==> flow/design.v <==
`timescale 1ns / 1ps
module AProject2(led,lednext,switch,switchnext,btn, clk, rst, a, b, c, d, e, f, g, an
    );
input [3:0] btn; 
input [4:0] switch;
input [2:0] switchnext;
input clk; 
input rst;                                   
output a, b, c, d, e, f, g;  
output [3:0] an; 
output [4:0] led;
output [2:0] lednext;
reg a, b, c, d, e, f, g;  
reg [3:0] an;
reg slow_clock;
integer i;
integer count;
integer led_count;
integer guess;
integer guess_count;
integer guess_count2;
integer guess_count3;
reg countPL1;
reg countPL2;
reg countPL2values;
reg tempcount;
reg equaltemp;
reg freeze;
reg switchnextcount;
reg [4:0] led;
reg [2:0] lednext;
reg [4:0] dig;
reg [5:0] button0;
reg [5:0] button1;
reg [5:0] button2;
reg [5:0] button3;
reg [5:0] player1_0;
reg [5:0] player1_1;
reg [5:0] player1_2;
reg [5:0] player1_3;
reg [5:0] player2_0;
reg [5:0] player2_1;
reg [5:0] player2_2;
reg [5:0] player2_3;
reg [19:0] player1_full;
reg [19:0] player2_full;
wire slow_tick = (count > 900) && (slow_clock == 1'b0);
always @(posedge clk) 
begin
	if (rst)
	begin
		count<=0;
		slow_clock<=0;
	end
	else if (count > 900)
	begin
		count<=1;
		slow_clock<=~slow_clock;
	end
	else
		count<=count+1;
end
always @(posedge clk) 
if (rst)
begin
	a=0; b=0; c=0; d=0; e=0; f=0; g=0;
	an=0; led=0; lednext=0; dig=0;
	led_count=0;
	guess=0; guess_count=0; guess_count2=0; guess_count3=0;
	countPL1=0; countPL2=0; countPL2values=0;
	tempcount=0; equaltemp=0; freeze=0; switchnextcount=0;
	button0=0; button1=0; button2=0; button3=0;
	player1_0=0; player1_1=0; player1_2=0; player1_3=0;
	player2_0=0; player2_1=0; player2_2=0; player2_3=0;
	player1_full=0; player2_full=0;
end
else if (slow_tick)
begin
	if(freeze==0)
	begin
		led=switch;
		lednext=switchnext;
	end
	if (switch[4] == 0)                                 
	begin
		an=4'b 1111;
		button0=5'b00000;							
		button1=5'b10001;							
		button2=5'b00001;							
		button3=5'b00100;	
		countPL1=0;
		countPL2=0;
		countPL2values=0;
		tempcount=0;
		equaltemp=0;
		freeze=0;
		guess=0;
		guess_count=0;
		guess_count2=0;
		guess_count3=0;			
		player1_0=0;
		player1_1=0;
		player1_2=0;
		player1_3=0;
		player2_0=0;
		player2_1=0;
		player2_2=0;
		player2_3=0;
		player1_full=0;
		player2_full=0;			
	end
   else
		if(freeze==1)
		begin
			if (led_count > 5000) 
			begin 
				led_count=0;
				led=~led; 
				lednext=~lednext;
			end 
			led_count = led_count+1; 
		end
		if(switchnext[2]==1)								 
		begin
			if(switchnextcount==0)
			begin
				button0=player2_0;
				button1=player2_1;
				button2=player2_2;
				button3=player2_3;
				switchnextcount=1;
			end	
		end
		else
		begin
		switchnextcount=0;
		end
	 	if(switchnext[1]==0)									 
		begin
			if(countPL1==0)
			begin
				button0=5'b00000;
				button1=5'b10001;
				button2=5'b00001;
				button3=5'b00100;	
				countPL1=1;
				countPL2=0;
			end
		end
      begin 
			case (an)
				4'b 1110: an=4'b 1101;	
				4'b 1101: an=4'b 1011;  
				4'b 1011: an=4'b 0111;
				4'b 0111: an=4'b 1110;
				4'b 1111:an=4'b 0111;				
				default: an=1111; 
			endcase
			case (an)
				4'b 0111:  
				begin
					if(btn == 4'b0001)
					begin
						if(freeze==0)
						begin
							button0=switch;
							dig=button0;  
						end			
					end
					else
					begin
						dig=button0;
					end
				end
				4'b 1011: 
				begin
					if(btn == 4'b0010)
					begin
						if(freeze==0)
						begin								
							button1=switch;
							dig=button1;
						end
					end
					else
					begin
						dig=button1;
					end
				end	 
				4'b 1101: 
				begin
					if(btn == 4'b0100)
					begin
						if(freeze==0)
						begin								
							button2=switch;
							dig=button2;
						end
					end
					else
					begin
						dig=button2;
					end
				end
				4'b1110:  
				begin
					if(btn == 4'b1000)
					begin
						if(freeze==0)
						begin
							button3=switch;
							dig=button3;
						end
					end
					else
					begin
						dig=button3;
					end	
				end
			endcase
			if(switchnext[1]==1)														 
			begin
				if(countPL2==0)
				begin
					player1_0=button0;						     					 
					player1_1=button1;
					player1_2=button2;
					player1_3=button3;
					player1_full[4:0]=player1_0;
					player1_full[9:5]=player1_1;
					player1_full[14:10]=player1_2;
					player1_full[19:15]=player1_3;
					button0=5'b00000;
					button1=5'b10010;
					button2=5'b00001;
					button3=5'b00100;	
					countPL1=0;
					countPL2=1;
				end
				if(switchnext[0]==1)													 
				begin
					if(countPL2values==0)
					begin					
						player2_0=button0;						     					 
						player2_1=button1;
						player2_2=button2;
						player2_3=button3;
						player2_full[4:0]=player2_0;
						player2_full[9:5]=player2_1;
						player2_full[14:10]=player2_2;
						player2_full[19:15]=player2_3;								
						countPL2values=1;
					end
				end
				if(switchnext[0]==0)													 
				begin
					if(countPL2values==1)
					begin
						if(player2_full < player1_full)     					 
						begin
							button0=5'b 00000;
							button1=5'b 00011;
							button2=5'b 00001;
							button3=5'b 10010;
							guess=guess+1;
							countPL2values=0;
						end
						if(player2_full > player1_full)      					 
						begin
							button0=5'b 00000;
							button1=5'b 00101;
							button2=5'b 00010;
							button3=5'b 10010;
							guess=guess+1;
							countPL2values=0;
						end
						if(player2_full == player1_full)
						begin
							if(equaltemp==0)
							begin
								guess=guess+1;
								equaltemp=1;
							end
							if(guess>=1000 && guess<10000)
							begin
								guess=guess-1000;
								guess_count3=guess_count3+1;
							end												
							if(guess>=100 && guess<1000)
							begin
								guess=guess-100;
								guess_count2=guess_count2+1;
							end
							if(guess>=10 && guess<100)
							begin
								guess=guess-10;
								guess_count=guess_count+1;													
							end
							if(guess<10)
							begin
								if(tempcount==0)
								begin
									guess=guess+16;
									guess_count=guess_count+16;
									guess_count2=guess_count2+16;
									guess_count3=guess_count3+16;														
									tempcount=1;
								end
								button0=guess;
								button1=guess_count;
								button2=guess_count2;
								button3=guess_count3;
								led=0;
								lednext=0;
								countPL2values=0;
								freeze=1;
							end
						end											
					end
				end
			end
		end
		case (dig) 
		  5'b11111:  begin   
							a=0; b=1; c=1; d=1; e=0; f=0; g=0;  
						 end
		  5'b11110:  begin    
							a=0; b=1; c=1; d=0; e=0; f=0; g=0;  
						 end
		  5'b11101:  begin   
							a=1; b=0; c=0; d=0; e=0; f=1; g=0;  
						 end
		  5'b11100:  begin    
							a=0; b=1; c=1; d=0; e=0; f=0; g=1;  
						 end
		  5'b11011:  begin    
							a=1; b=1; c=0; d=0; e=0; f=0; g=0;  
						 end
		  5'b11010:  begin    
							a=0; b=0; c=0; d=1; e=0; f=0; g=0;  
						 end
		  5'b11001:  begin    
							a=0; b=0; c=0; d=1; e=1; f=0; g=0;  
						 end
		  5'b11000:  begin    
							a=0; b=0; c=0; d=0; e=0; f=0; g=0;  
						 end
		  5'b10111:  begin   
							a=0; b=0; c=0; d=1; e=1; f=1; g=1;  
						 end
		  5'b10110:  begin    
							a=0; b=1; c=0; d=0; e=0; f=0; g=0;  
						 end	
		  5'b10101:  begin    
							a=0; b=1; c=0; d=0; e=1; f=0; g=0;  
						 end
		  5'b10100:  begin    
							a=1; b=0; c=0; d=1; e=1; f=0; g=0;  
						 end
		  5'b10011:  begin    
							a=0; b=0; c=0; d=0; e=1; f=1; g=0;  
						 end 
		  5'b10010:  begin     
							a=0; b=0; c=1; d=0; e=0; f=1; g=0;    
						 end 
		  5'b10001:  begin     
							a=1; b=0; c=0; d=1; e=1; f=1; g=1;  
						 end 
		  5'b10000:  begin    
							a=0; b=0; c=0; d=0; e=0; f=0; g=1;  
						 end 
		  5'b00001:  begin    
							a=1; b=1; c=1; d=0; e=0; f=0; g=1;     
						 end
		  5'b00010:  begin    
							a=1; b=0; c=0; d=1; e=0; f=0; g=0;     
						 end	
		  5'b00011:  begin    
							a=1; b=1; c=0; d=0; e=0; f=1; g=0;     
						 end			 
		  5'b00100:  begin    
							a=0; b=0; c=1; d=1; e=0; f=0; g=0;     
						 end
		  5'b00101:  begin    
							a=1; b=1; c=1; d=1; e=0; f=1; g=1;     
						 end
		  5'b00110:  begin    
							a=1; b=0; c=0; d=0; e=0; f=0; g=1;     
						 end
		  5'b00111:  begin    
							a=0; b=1; c=0; d=0; e=1; f=0; g=1;     
						 end
		  5'b01000:  begin    
							a=1; b=0; c=0; d=0; e=1; f=0; g=0;     
						 end					 
		  5'b00000:  begin    
							a=1; b=1; c=1; d=1; e=1; f=1; g=1;      
						 end 	
		  default:  begin    
							a=1; b=1; c=1; d=1; e=1; f=1; g=1;  
						end 
		endcase 
	end
endmodule
# From RTL to reports: AProject2

The steps from the RTL of AProject2 to its reports follow in flow order.
Line numbers count from 1 in the design file above.
Operators: Yosys type, input widths -> output width; for muxes data width and select width s.
Library cell names are shortened.
The mark n/a stands for no value.

Design top: AProject2
Clock port: clk
Standard-cell library: sky130hd
Corner: tt_025C_1v80

# After elaboration

Source: Yosys, flattened and elaborated, memories not mapped. Widths are those after wreduce. Print and check cells do not count. Equal cells are merged and count once.
Memory sizes are those after Yosys's memory passes, which may raise the word count (mostly to a power of two), join words into wider ones and drop unused or constant bits.

Register bits: 305
Latch bits: 0
Bits in writable memories: 0
Memory bits (read-only): 224
Word width x clocked read ports: 7
Memory cells: 1
Input bits: 14
Output and inout port bits: 19
Elaborated cells: 390

Add/subtract/negate cells: 15
Multiply operators: 0
Div/mod/pow operators: 0
Magnitude comparators: 11
Equal/unequal tests: 12
Shift operators: 0
Mux-type cells: 313
Bitwise operators: 3
Reductions and logical operators: 6

Memory list:

| name             | depth | bits a word | rd ports | write ports | line | source |
| (name not given) | 32    | 7           | 1        | 0           | 323  | `case (dig)` |

Operator list:

| kind                   | number |
| $mux 32                | 102 |
| $mux 6                 | 96 |
| $add 32x2->32 const B  | 8 |
| $mux 5                 | 38 |
| $mux 20                | 8 |
| $add 32x6->32 const B  | 4 |
| $mux 1                 | 51 |
| $mux 3                 | 11 |
| $sub 32x11->32 const B | 1 |
| $ge 32x11->1 const B   | 1 |
| $gt 32x11->1 const B   | 1 |
| $lt 32x11->1 const B   | 1 |
| $gt 32x14->1 const B   | 1 |
| $lt 32x15->1 const B   | 1 |
| $sub 32x5->32 const B  | 1 |
| $ge 32x5->1 const B    | 1 |
| $lt 32x5->1 const B    | 1 |
| $sub 32x8->32 const B  | 1 |
| $ge 32x8->1 const B    | 1 |
| $lt 32x8->1 const B    | 1 |
| $eq 4x4->1 const B     | 6 |
| $gt 20x20->1           | 1 |
| $lt 20x20->1           | 1 |
| $eq 20x20->1           | 1 |
| $pmux 5 s4             | 1 |
| $mux 4                 | 5 |
| $eq 4x3->1 const B     | 3 |
| $pmux 4 s3             | 1 |

Other operator kinds: 8; their cells: 11.

# Logic depth

Depth = most cells in a row (Yosys ltp): at word level without a register or memory, in the mapped netlist without a sequential cell, where the memories' decode and read muxes count.

Depth in word-level cells: 74
ABC_AREA: 1
Gate-level depth with buffers: 91

# Synthesis result

Source: synth_stat.txt of the flow (Yosys; design flattened, memories mapped). It holds for the ABC_AREA given above (unset counts as 0); a run with the other value may have another netlist.
The area totals of this step are shown rounded.

Cells in the netlist: 3,879
Synthesis area: 22,030 sq um
Flip-flops: 223
Buffer cells: 160

Cells by type:

| cell     | number | area in all (sq um) |
| dfxtp_1  | 223    | 4.46E+03 |
| nand2_1  | 1,099  | 4.13E+03 |
| inv_1    | 445    | 1.67E+03 |
| nor2_1   | 398    | 1.49E+03 |
| nand3_1  | 274    | 1.37E+03 |
| a21oi_1  | 269    | 1.35E+03 |
| o21ai_0  | 262    | 1.31E+03 |
| nand4_1  | 113    | 706.928 |
| ha_1     | 40     | 500.48 |
| nand2_2  | 71     | 444.176 |
| clkbuf_1 | 97     | 364.099 |
| nor3_1   | 67     | 335.322 |
| o211ai_1 | 42     | 315.302 |
| nor2_4   | 25     | 281.52 |
| xor2_1   | 30     | 262.752 |
| a31oi_1  | 41     | 256.496 |
| nor2_2   | 40     | 250.24 |
| nor4_1   | 32     | 200.192 |

Other cell types: 48; their cells: 311.

# Timing after synthesis

Source: OpenSTA report_checks on the synthesized netlist (no wires, ideal clock, input and output delay 20% of the period each), path of least setup slack; recovery checks are left aside. Register names are those of the netlist, which keeps one name where synthesis merged equal registers.

Path kind: input to register
Start point: input port switch[4]
End point: register button1[1]
Period: 25,000 ps
Library setup time: 119 ps
Time at the first pin: 5,000 ps
Data arrival time: 14,437 ps
Required time: 24,881 ps
Setup slack: 10,444 ps
Delay of the path: 9,556 ps
Driving pins on the path: 78
Buffers on the path: 15
Period reached after synthesis: 14,556 ps

"delay of the path" is the arrival time less input delay plus setup time.
"driving pins on the path": output pins that drive a net of the path, with the launching flip-flop's if there is one; two outputs of one cell count as two.
"period reached after synthesis" is the clock period less the worst setup slack; recovery checks do not enter. This is arithmetic on one report: input and output delays are still those of the set period (20% each).
Between the ends stands the longest chain of elaborated cells between them, by number of cells; it is not shown to be the way that was timed. Of several equally long chains one is given.
A line is the first line of the expression or statement that the cell stems from. Yosys adds cells for indexed reads and writes and turns some case tables into memories.
A register here has more assigning lines than the two given.

Cell sequence: buf_6 buf_6 buf_6 buf_2 buf_1 clkbuf_1 buf_1 clkbuf_1 clkbuf_1 buf_1 nand2_1 a21boi_0 ha_1 nand2_2 inv_1 nand2_1 nand2_1 a21oi_4 [... 42 more ...] nand4_4 buf_6 nand2_1 nand2_1 inv_1 ha_1 nand3_1 nand2_1 nor2_2 nand2_2 nand2_2 buf_8 buf_6 nand3_1 nand3_1 nand3_1 nand2_1 a21oi_1
Cells in the longest elaborated chain: 74
Elaborated cells between the ends (all ways): 201
RTL lines with such cells: 40
Those cells by class: add/sub (8); compare (9); eq/ne (8); mux (173); reduce/logical (3)

Ends and longest elaborated chain, post-synthesis:

| element           | line | source |
| from (decl)       | 5    | `input [4:0] switch;` |
| $mux 6            | 84   | `if (switch[4] == 0)` |
| $mux 6            | 125  | `if(switchnextcount==0)` |
| $mux 6            | 123  | `if(switchnext[2]==1)` |
| $mux 6            | 77   | `else if (slow_tick)` |
| $mux 6            | 64   | `if (rst)` |
| $mux 6            | 140  | `if(countPL1==0)` |
| $mux 6            | 138  | `if(switchnext[1]==0)` |
| [... 60 more ...] | n/a  |  |
| $add 32x6->32     | 304  | `guess_count=guess_count+16;` |
| $mux 32           | 301  | `if(tempcount==0)` |
| $mux 6            | 299  | `if(guess<10)` |
| $mux 6            | 277  | `if(player2_full == player1_full)` |
| $mux 6            | 257  | `if(countPL2values==1)` |
| $mux 6            | 255  | `if(switchnext[0]==0)` |
| $mux 6            | 221  | `if(switchnext[1]==1)` |
| to (assign)       | 181  | `button1=switch;` |
| to (assign)       | 310  | `button1=guess_count;` |
| to (decl)         | 34   | `reg [5:0] button1;` |

# Worst path after layout

From the final timing report of stored run 1: the path of least setup slack in the routed layout; clock arrival at registers is part of the times.
The path's times are printed in steps of 10 ps; the period is the one set.

Path kind: input to register
Start point: input port btn[3]
End point: register button0[3]
Period: 19,400 ps
Library setup time: 70 ps
Time at the first pin: 3,880 ps
Data arrival time: 16,930 ps
Required time: 19,910 ps
Setup slack: 2,980 ps
Driving pins on the path: 71
Buffers on the path: 2

Between the ends stands the longest chain of elaborated cells between them, by number of cells; it is not shown to be the way that was timed. Of several equally long chains one is given.
A register here has more assigning lines than the two given.

Cell sequence: clkdlybuf4s50_1 nor2_1 inv_1 nor3_1 inv_2 nor2_1 inv_1 nor2_1 inv_1 nand2_1 nor2_1 inv_1 nand2_1 o21ai_0 ha_1 nand2_1 nor2_1 nand2_1 [... 35 more ...] nand3_2 nand2_1 nor2_1 nand3_2 nor2_4 inv_2 nor2_2 nand4_1 nand3_1 nand3_1 nand2_1 nor2_2 a21oi_4 buf_4 o21ai_0 o21ai_1 nand2_1 a21oi_1
Cells in the longest elaborated chain: 65
Elaborated cells between the ends (all ways): 107
RTL lines with such cells: 28
Those cells by class: add/sub (6); compare (9); eq/ne (5); mux (84); reduce/logical (3)

Ends and longest elaborated chain, after layout:

| element           | line | source |
| from (decl)       | 4    | `input [3:0] btn;` |
| $eq 4x1->1        | 162  | `if(btn == 4'b0001)` |
| $mux 6            | 162  |  |
| $mux 6            | 159  | `case (an)` |
| $mux 6            | 223  | `if(countPL2==0)` |
| $mux 5            | 242  | `if(countPL2values==0)` |
| $mux 20           | 240  | `if(switchnext[0]==1)` |
| $mux 20           | 221  | `if(switchnext[1]==1)` |
| [... 51 more ...] | n/a  |  |
| $add 32x6->32     | 303  | `guess=guess+16;` |
| $mux 32           | 301  | `if(tempcount==0)` |
| $mux 6            | 299  | `if(guess<10)` |
| $mux 6            | 277  | `if(player2_full == player1_full)` |
| $mux 6            | 257  | `if(countPL2values==1)` |
| $mux 6            | 255  | `if(switchnext[0]==0)` |
| $mux 6            | 221  |  |
| to (assign)       | 166  | `button0=switch;` |
| to (assign)       | 309  | `button0=guess;` |
| to (decl)         | 33   | `reg [5:0] button0;` |

Add stored flow runs of AProject2

Flow measurements of AProject2 on sky130hd: 5 stored runs with different settings, listed in no order. Input and output delays are each 20% of the period that was set; the output load is 0.01 pF.
"achieved period" is the run's clock period less its worst setup slack. It is reckoned from that one timing run; input and output delays stay at 20% of the period that was set.
"worst path time" means the part of the period allowed to the worst setup path (the constraints hold back 20% at inputs and 20% at outputs) less its slack; where the path has registers, the arrival times of their clocks count too.
"total power after layout" is the tool's figure for a default switching activity; nothing was simulated.
"worst path time" is known to 10 ps.
Results are given in rounded form.
A setting shown as -- is not set for that run.

| setting or result                       | stored run 1      | stored run 2      | stored run 3      | stored run 4      | stored run 5      |
| ABC_AREA                                | 1                 | 0                 | --                | --                | --                |
| CAP_MARGIN                              | 20                | 40                | 20                | 35                | 20                |
| CELL_PAD_IN_SITES_DETAIL_PLACEMENT      | 0                 | --                | --                | --                | --                |
| CORE_ASPECT_RATIO                       | 0.51              | 1.9               | --                | --                | --                |
| CORE_MARGIN                             | 10                | 2                 | 2                 | 9                 | 2                 |
| CORE_UTILIZATION                        | 38                | 38                | 57                | 39                | 40                |
| PLACE_DENSITY                           | 0.64              | --                | --                | --                | --                |
| SETUP_SLACK_MARGIN                      | 2.17              | -1.81             | --                | --                | --                |
| period_ns                               | 19.4              | 28.3              | 21.6              | 17.3              | 21.6              |
| SLEW_MARGIN                             | 20                | 20                | 20                | 20                | 20                |
| CELL_PAD_IN_SITES_GLOBAL_PLACEMENT      | --                | 1                 | --                | 3                 | --                |
| CTS_CLUSTER_DIAMETER                    | --                | 209               | --                | --                | --                |
| CTS_CLUSTER_SIZE                        | --                | 42                | --                | --                | --                |
| GPL_TIMING_DRIVEN                       | --                | 0                 | --                | --                | --                |
| MAX_ROUTING_LAYER                       | --                | met5              | --                | --                | --                |
| MIN_ROUTING_LAYER                       | --                | met1              | --                | --                | --                |
| PLACE_DENSITY_LB_ADDON                  | --                | 0.15              | --                | 0.04              | --                |
| HOLD_SLACK_MARGIN                       | --                | --                | --                | 0.07              | --                |
| TNS_END_PERCENT                         | --                | --                | --                | 5                 | --                |
| worst setup slack after layout (ps)     | 2,979             | 2,199             | 1,422             | 874               | 1,791             |
| achieved period (ps)                    | 16,421            | 26,101            | 20,178            | 16,426            | 19,809            |
| overall die area (sq um)                | 68,560            | 50,400            | 33,810            | 55,430            | 47,830            |
| standard-cell area after layout (sq um) | 23,730            | 20,100            | 19,920            | 20,950            | 20,200            |
| post-route setup TNS (ps)               | 0                 | 0                 | 0                 | 0                 | 0                 |
| total power after layout (mW)           | 1.412             | 0.5540            | 0.9464            | 1.242             | 0.9622            |
| utilization                             | 0.418             | 0.418             | 0.628             | 0.449             | 0.444             |
| worst path time (ps)                    | 12,540            | 20,440            | 15,860            | 12,970            | 15,490            |
| critical path kind                      | input to register | input to register | input to register | input to register | input to register |
| cell area after synthesis (sq um)       | 22,030            | 18,440            | 18,440            | 18,440            | 18,440            |
